==> flow/design.v <==
module CORDIC #(parameter integer W = 32)
(
    input wire clk,
    input wire start,
    input wire signed [31:0] x,
    input wire signed [31:0] y,
    output wire signed [W-1:0]phi,
    output wire done
);
wire sigma;
wire signed [31:0] x_shift;
wire signed [31:0] y_shift;
reg [5:0] counter;
reg signed [31:0] x_reg;
reg signed [31:0] y_reg;
reg signed [31:0] z;
wire signed [31:0] atan_table [0:27];
assign atan_table[00] = 32'h3243f6a9; 
assign atan_table[01] = 32'h1dac6705;
assign atan_table[02] = 32'h0fadbafd;
assign atan_table[03] = 32'h07f56ea7;
assign atan_table[04] = 32'h03feab77;
assign atan_table[05] = 32'h01ffd55c;
assign atan_table[06] = 32'h00fffaab;
assign atan_table[07] = 32'h007fff55;
assign atan_table[08] = 32'h003fffeb;
assign atan_table[09] = 32'h001ffffd;
assign atan_table[10] = 32'h00100000;
assign atan_table[11] = 32'h00080000;
assign atan_table[12] = 32'h00040000;
assign atan_table[13] = 32'h00020000;
assign atan_table[14] = 32'h00010000;
assign atan_table[15] = 32'h00008000;
assign atan_table[16] = 32'h00004000;
assign atan_table[17] = 32'h00002000;
assign atan_table[18] = 32'h00001000;
assign atan_table[19] = 32'h00000800;
assign atan_table[20] = 32'h00000400;
assign atan_table[21] = 32'h00000200;
assign atan_table[22] = 32'h00000100;
assign atan_table[23] = 32'h00000080;
assign atan_table[24] = 32'h00000040;
assign atan_table[25] = 32'h00000020;
assign atan_table[26] = 32'h00000010;
assign atan_table[27] = 32'h00000008;
assign sigma = y_reg[31];
assign x_shift = y_reg >>> counter; 
assign y_shift = x_reg >>> counter; 
assign phi = z[31:31-W+1];
assign done = (counter == 28);
always @(posedge clk) begin
    if(start)begin
        x_reg <= x;
        y_reg <= y;
        z <= 0;
        counter <= 0;
    end
    else begin
        if(counter == 28) begin
            x_reg <= x_reg;
            y_reg <= y_reg;
            z <= z;
            counter <= counter;
        end
        else begin
            x_reg <= sigma ? (x_reg - x_shift) : (x_reg + x_shift);
            y_reg <= sigma ? (y_reg + y_shift) : (y_reg - y_shift);
            z <= sigma ? (z - atan_table[counter]) : (z + atan_table[counter]);
            counter <= counter + 1;
        end
    end
end
endmodule
Wiki page: CORDIC / tool data

---- Step by step through the tools: CORDIC ----
Each step is given for the RTL above and for the edited RTL.
"before" refers to lines of the RTL above, "after" to lines of the edited file.
"change" is "after" less "before", of the values as shown; "rel. change" is that difference over "before", in percent.
Operators carry their Yosys type and port widths (W data, S select, Z words).
Cell names lack the library's common part.
The mark n/a stands for no value.
design
  top module .............................. CORDIC
  clock ................................... clk
  cell library ............................ sky130hd
  library corner .......................... tt_025C_1v80

---- Diff ----
Unified diff, file above to edited file.
A script made this edit. It changes what the design does and was not meant as an optimisation.
begin of diff
@@ -3,9 +3,11 @@
     input wire clk,
     input wire start,
-    input wire signed [31:0] x,
+    input wire signed [31:0] x_i,
     input wire signed [31:0] y,
     output wire signed [W-1:0]phi,
     output wire done
 );
+reg signed [31:0] x;
+always @(posedge clk) x <= x_i;
 wire sigma;
 wire signed [31:0] x_shift;
end of diff

---- Word level ----
Yosys after proc, flatten, opt, wreduce and memory -nomap, before mapping. Memory bits, and registers merged into a memory's read port (data or address), are not among the register bits. Print and check cells are not counted. Equal cells are merged and count once.
word-level totals
  element                      before  after  change  rel. change (%)
  output and inout port bits   33      33     0       0.00
  flip-flop bits (word level)  102     134    +32     +31.37
  word-level cells             53      54     +1      +1.89
operators by class
  element                           before  after  change  rel. change (%)
  shift operators                   2       2      0       0.00
  muxes and demuxes                 10      10     0       0.00
  $add $sub $neg                    7       7      0       0.00
  equal/unequal tests               29      29     0       0.00
  reductions and logical operators  1       1      0       0.00
Operator kinds equal on both sides are left out: 14.

---- Depth ----
Yosys ltp: most cells in a row. Word level: on the elaborated netlist, between registers, memories and ports. Mapped: between sequential cells and ports; inverters and the memories' decode and read muxes count.
logic depth
  element                        before  after  change  rel. change (%)
  depth after elaboration        6       6      0       0.00
  ABC_AREA                       0       0      n/a     n/a
  gate-level depth with buffers  32      29     -3      -9.38
  gate-level depth less buffers  26      25     -1      -3.85

---- Synthesis result ----
Source: synth_stat.txt of the flow (Yosys; design flattened, memories mapped). It holds for the ABC_AREA given above (unset counts as 0); a run with the other value may have another netlist.
cell types
  cell type  before  after  change  rel. change (%)
  nor2_1     166     134    -32     -19.28
  dfxtp_1    38      70     +32     +84.21
  mux2i_1    53      73     +20     +37.74
  mux4_2     50      70     +20     +40.00
  mux2_2     46      26     -20     -43.48
  o21a_1     30      16     -14     -46.67
  buf_6      5       18     +13     +260.00
  o22ai_1    26      38     +12     +46.15
  buf_2      29      18     -11     -37.93
  mux2_1     0       11     +11     n/a
  clkbuf_1   76      86     +10     +13.16
  a31oi_1    27      37     +10     +37.04
  mux4_1     12      2      -10     -83.33
  a22oi_1    5       15     +10     +200.00
  a21oi_1    162     171    +9      +5.56
  a21o_1     26      35     +9      +34.62
  o21ai_1    1       10     +9      +900.00
  xor2_1     56      48     -8      -14.29
Cell types equal on both sides are left out: 17.
The list need not be complete.
mapped netlist
  element               before     after      change      rel. change (%)
  cells in the netlist  2,020      2,068      +48         +2.38
  mapped area (mm^2)    0.0162643  0.0171615  +0.0008972  +5.52
  flip-flop cells       102        134        +32         +31.37

---- Worst setup path after synthesis ----
Source: OpenSTA report_checks on the synthesized netlist (no wires, ideal clock, input and output delay 20% of the period each), path of least setup slack; recovery checks are left aside. Register names are those of the netlist, which keeps one name where synthesis merged equal registers.
timing path after synthesis
  element                              before                after                 change  rel. change (%)
  path type                            register -> register  register -> register  n/a     n/a
  from                                 reg counter[1]        reg counter[0]        n/a     n/a
  to                                   reg x_reg[31]         reg z[31]             n/a     n/a
  period (ns)                          7.5                   7.5                   0.0     0.00
  path delay (ns)                      6.435                 6.376                 -0.059  -0.92
  library setup time (ns)              0.260                 0.070                 -0.190  n/a
  slack (ns)                           1.065                 1.123                 +0.058  n/a
  arrival (ns)                         6.175                 6.306                 +0.131  +2.12
  stages on the path                   27                    28                    +1      +3.70
  period reached after synthesis (ns)  6.435                 6.377                 -0.058  -0.90
"path delay" is the arrival time less input delay plus setup time.
"stages on the path" counts driving pins, that of a launching flip-flop among them; a cell with two outputs on the path counts twice.
"period reached after synthesis" is the clock period less the worst setup slack; recovery checks do not enter. This is arithmetic on one report: input and output delays are still those of the set period (20% each).
Between the ends stands the longest chain of elaborated cells between them, by number of cells; it is not shown to be the way that was timed. Of several equally long chains one is given.
A line is the first line of the expression or statement that the cell stems from. Yosys adds cells for indexed reads and writes and turns some case tables into memories.
At most two assigning lines are given for a register; there are more.
before: Ways into the end's enable are left out, as the timed path ends at the data pin.
on the way, after synthesis, before
  cell sequence ........................... dfxtp_1 -> buf_6 -> buf_12 -> buf_6 -> buf_4 -> buf_2 -> mux4_2 -> a222oi_1 -> o221a_2 -> ha_1 -> o211ai_1 -> nor3_1 -> a31o_2 -> nand2_1 -> mux2_2 -> o221ai_1 -> ha_1 -> a21o_1 -> a21oi_1 -> o21a_1 -> o21ai_0 -> o2111ai_1 -> a311oi_1 -> o41a_1 -> a211o_1 -> xnor3_1 -> mux2_2
  length of the longest elaborated chain .. 5
RTL lines, path after synthesis, before
  element           RTL line  RTL
  start, declared   13        reg [5:0] counter;
  start, assigned   63        counter <= counter;
  start, assigned   69        counter <= counter + 1;
  $sshr A32 B6 Y32  47        assign x_shift = y_reg >>> counter;
  $add A32 B32 Y32  66        x_reg <= sigma ? (x_reg - x_shift) : (x_reg + x_shift);
  $mux W32          66
  $mux W32          59        if(counter == 28) begin
  $mux W32          52        if(start)begin
  end, assigned     53        x_reg <= x;
  end, assigned     60        x_reg <= x_reg;
  end, declared     14        reg signed [31:0] x_reg;
on the way, after synthesis, after
  cell sequence ........................... dfxtp_1 -> buf_4 -> inv_1 -> buf_2 -> buf_1 -> ha_1 -> clkbuf_1 -> nor2_1 -> a2bb2oi_1 -> o221a_2 -> a31o_1 -> a2111o_1 -> and4b_1 -> and3_1 -> and3_1 -> a41oi_1 -> xor2_1 -> ha_1 -> and3_1 -> nand3_1 -> nor2_1 -> a211o_1 -> o311ai_0 -> a21oi_1 -> o31ai_1 -> xnor2_1 -> or3_1 -> a21oi_1
  length of the longest elaborated chain .. 6
RTL lines, path after synthesis, after
  element           RTL line  RTL
  start, declared   15        reg [5:0] counter;
  start, assigned   65        counter <= counter;
  start, assigned   71        counter <= counter + 1;
  $eq A5 B5 Y1      70        z <= sigma ? (z - atan_table[counter]) : (z + atan_table[counter]);
  $pmux W32 S28     70
  $mux W32          61        if(counter == 28) begin
  $mux W32          54        if(start)begin
  $add A32 B32 Y32  70
  $mux W32          70
  end, assigned     64        z <= z;
  end, assigned     70
  end, declared     18        reg signed [31:0] z;

---- Path in the finished layout ----
Path of least setup slack in the final report of the runs of pair A (OpenROAD, finished layout, wires in). Where an end is a register, its clock arrival counts in the times.
timing path after layout
  element                  before                after                 change  rel. change (%)
  path type                register -> register  register -> register  n/a     n/a
  from                     reg counter[1]        reg counter[1]        n/a     n/a
  to                       reg y_reg[31]         reg x_reg[31]         n/a     n/a
  slack (ns)               0.53                  0.59                  +0.06   n/a
  library setup time (ns)  0.27                  0.27                  0.00    n/a
  arrival (ns)             7.11                  7.14                  +0.03   +0.42
  period (ns)              7.5                   7.5                   0.0     0.00
  stages on the path       24                    22                    -2      -8.33
Between the ends stands the longest chain of elaborated cells between them, by number of cells; it is not shown to be the way that was timed. Of several equally long chains one is given.
At most two assigning lines are given for a register; there are more.
before: Ways into the end's enable are left out, as the timed path ends at the data pin.
on the way, after layout, before
  cell sequence ........................... dfxtp_4 -> buf_4 -> mux4_2 -> mux2i_1 -> o21ai_0 -> a211oi_1 -> buf_4 -> and2_1 -> or4b_1 -> nand2b_1 -> nor2_1 -> a21oi_1 -> xnor2_1 -> ha_1 -> a2111oi_0 -> o21ai_0 -> o2111ai_1 -> nand2_1 -> a31oi_1 -> a21oi_1 -> a41oi_1 -> o21ai_0 -> xor2_1 -> o21ai_1
  length of the longest elaborated chain .. 5
RTL lines, path after layout, before
  element           RTL line  RTL
  start, declared   13        reg [5:0] counter;
  start, assigned   63        counter <= counter;
  start, assigned   69        counter <= counter + 1;
  $sshr A32 B6 Y32  48        assign y_shift = x_reg >>> counter;
  $sub A32 B32 Y32  67        y_reg <= sigma ? (y_reg + y_shift) : (y_reg - y_shift);
  $mux W32          67
  $mux W32          59        if(counter == 28) begin
  $mux W32          52        if(start)begin
  end, assigned     54        y_reg <= y;
  end, assigned     61        y_reg <= y_reg;
  end, declared     15        reg signed [31:0] y_reg;
after: Ways into the end's enable are left out, as the timed path ends at the data pin.
on the way, after layout, after
  cell sequence ........................... dfxtp_4 -> buf_12 -> mux4_2 -> mux2i_1 -> o311ai_1 -> buf_4 -> nor4b_1 -> nor3b_4 -> nand3_1 -> nor3_2 -> xnor2_1 -> o22ai_1 -> ha_1 -> nand4_1 -> nor2_1 -> o211ai_1 -> a21oi_1 -> o221ai_1 -> o21ai_0 -> a31oi_1 -> xnor3_1 -> mux2i_1
  length of the longest elaborated chain .. 5
RTL lines, path after layout, after
  element           RTL line  RTL
  start, declared   15        reg [5:0] counter;
  start, assigned   65        counter <= counter;
  start, assigned   71        counter <= counter + 1;
  $sshr A32 B6 Y32  49        assign x_shift = y_reg >>> counter;
  $add A32 B32 Y32  68        x_reg <= sigma ? (x_reg - x_shift) : (x_reg + x_shift);
  $mux W32          68
  $mux W32          61        if(counter == 28) begin
  $mux W32          54        if(start)begin
  end, assigned     55        x_reg <= x;
  end, assigned     62        x_reg <= x_reg;
  end, declared     16        reg signed [31:0] x_reg;

---- Layout results ----
Runs of the flow (Yosys, OpenROAD) on both versions; the two runs of a pair have the same settings. The constraints put input and output delay at 20% of the set period each and load the outputs with 0.01 pF.
flow settings, pair A
  CORE_UTILIZATION ........................ 40
  period_ns ............................... 7.5
  CAP_MARGIN .............................. 20
  CORE_MARGIN ............................. 2
  SLEW_MARGIN ............................. 20
measured results, pair A
  element                                before     after      change      rel. change (%)
  utilization in the final report (%)    45.7       45.1       -0.6        n/a
  smallest setup slack (ns)              0.530      0.591      +0.061      n/a
  achieved clock period (ns)             6.970      6.909      -0.061      -0.88
  die outline area (mm^2)                0.0422899  0.0445759  +0.0022860  +5.41
  netlist area reported by Yosys (mm^2)  0.0162643  0.0171615  +0.0008972  +5.52
flow settings, pair B
  CAP_MARGIN .............................. 15
  CELL_PAD_IN_SITES_DETAIL_PLACEMENT ...... 0
  CELL_PAD_IN_SITES_GLOBAL_PLACEMENT ...... 0
  CORE_MARGIN ............................. 3
  CORE_UTILIZATION ........................ 62
  PLACE_DENSITY ........................... 0.66
  SETUP_SLACK_MARGIN ...................... -0.91
  period_ns ............................... 9.16
  SLEW_MARGIN ............................. 20
measured results, pair B
  element                                before     after      change      rel. change (%)
  utilization in the final report (%)    68.9       69.0       +0.1        n/a
  smallest setup slack (ns)              1.458      2.173      +0.715      n/a
  achieved clock period (ns)             7.702      6.987      -0.715      -9.28
  die outline area (mm^2)                0.0282122  0.0297114  +0.0014992  +5.31
  netlist area reported by Yosys (mm^2)  0.0162643  0.0171615  +0.0008972  +5.52
"achieved clock period": clock period set for the run, less the worst setup slack. It is reckoned from that one timing run; input and output delays stay at 20% of the period that was set.
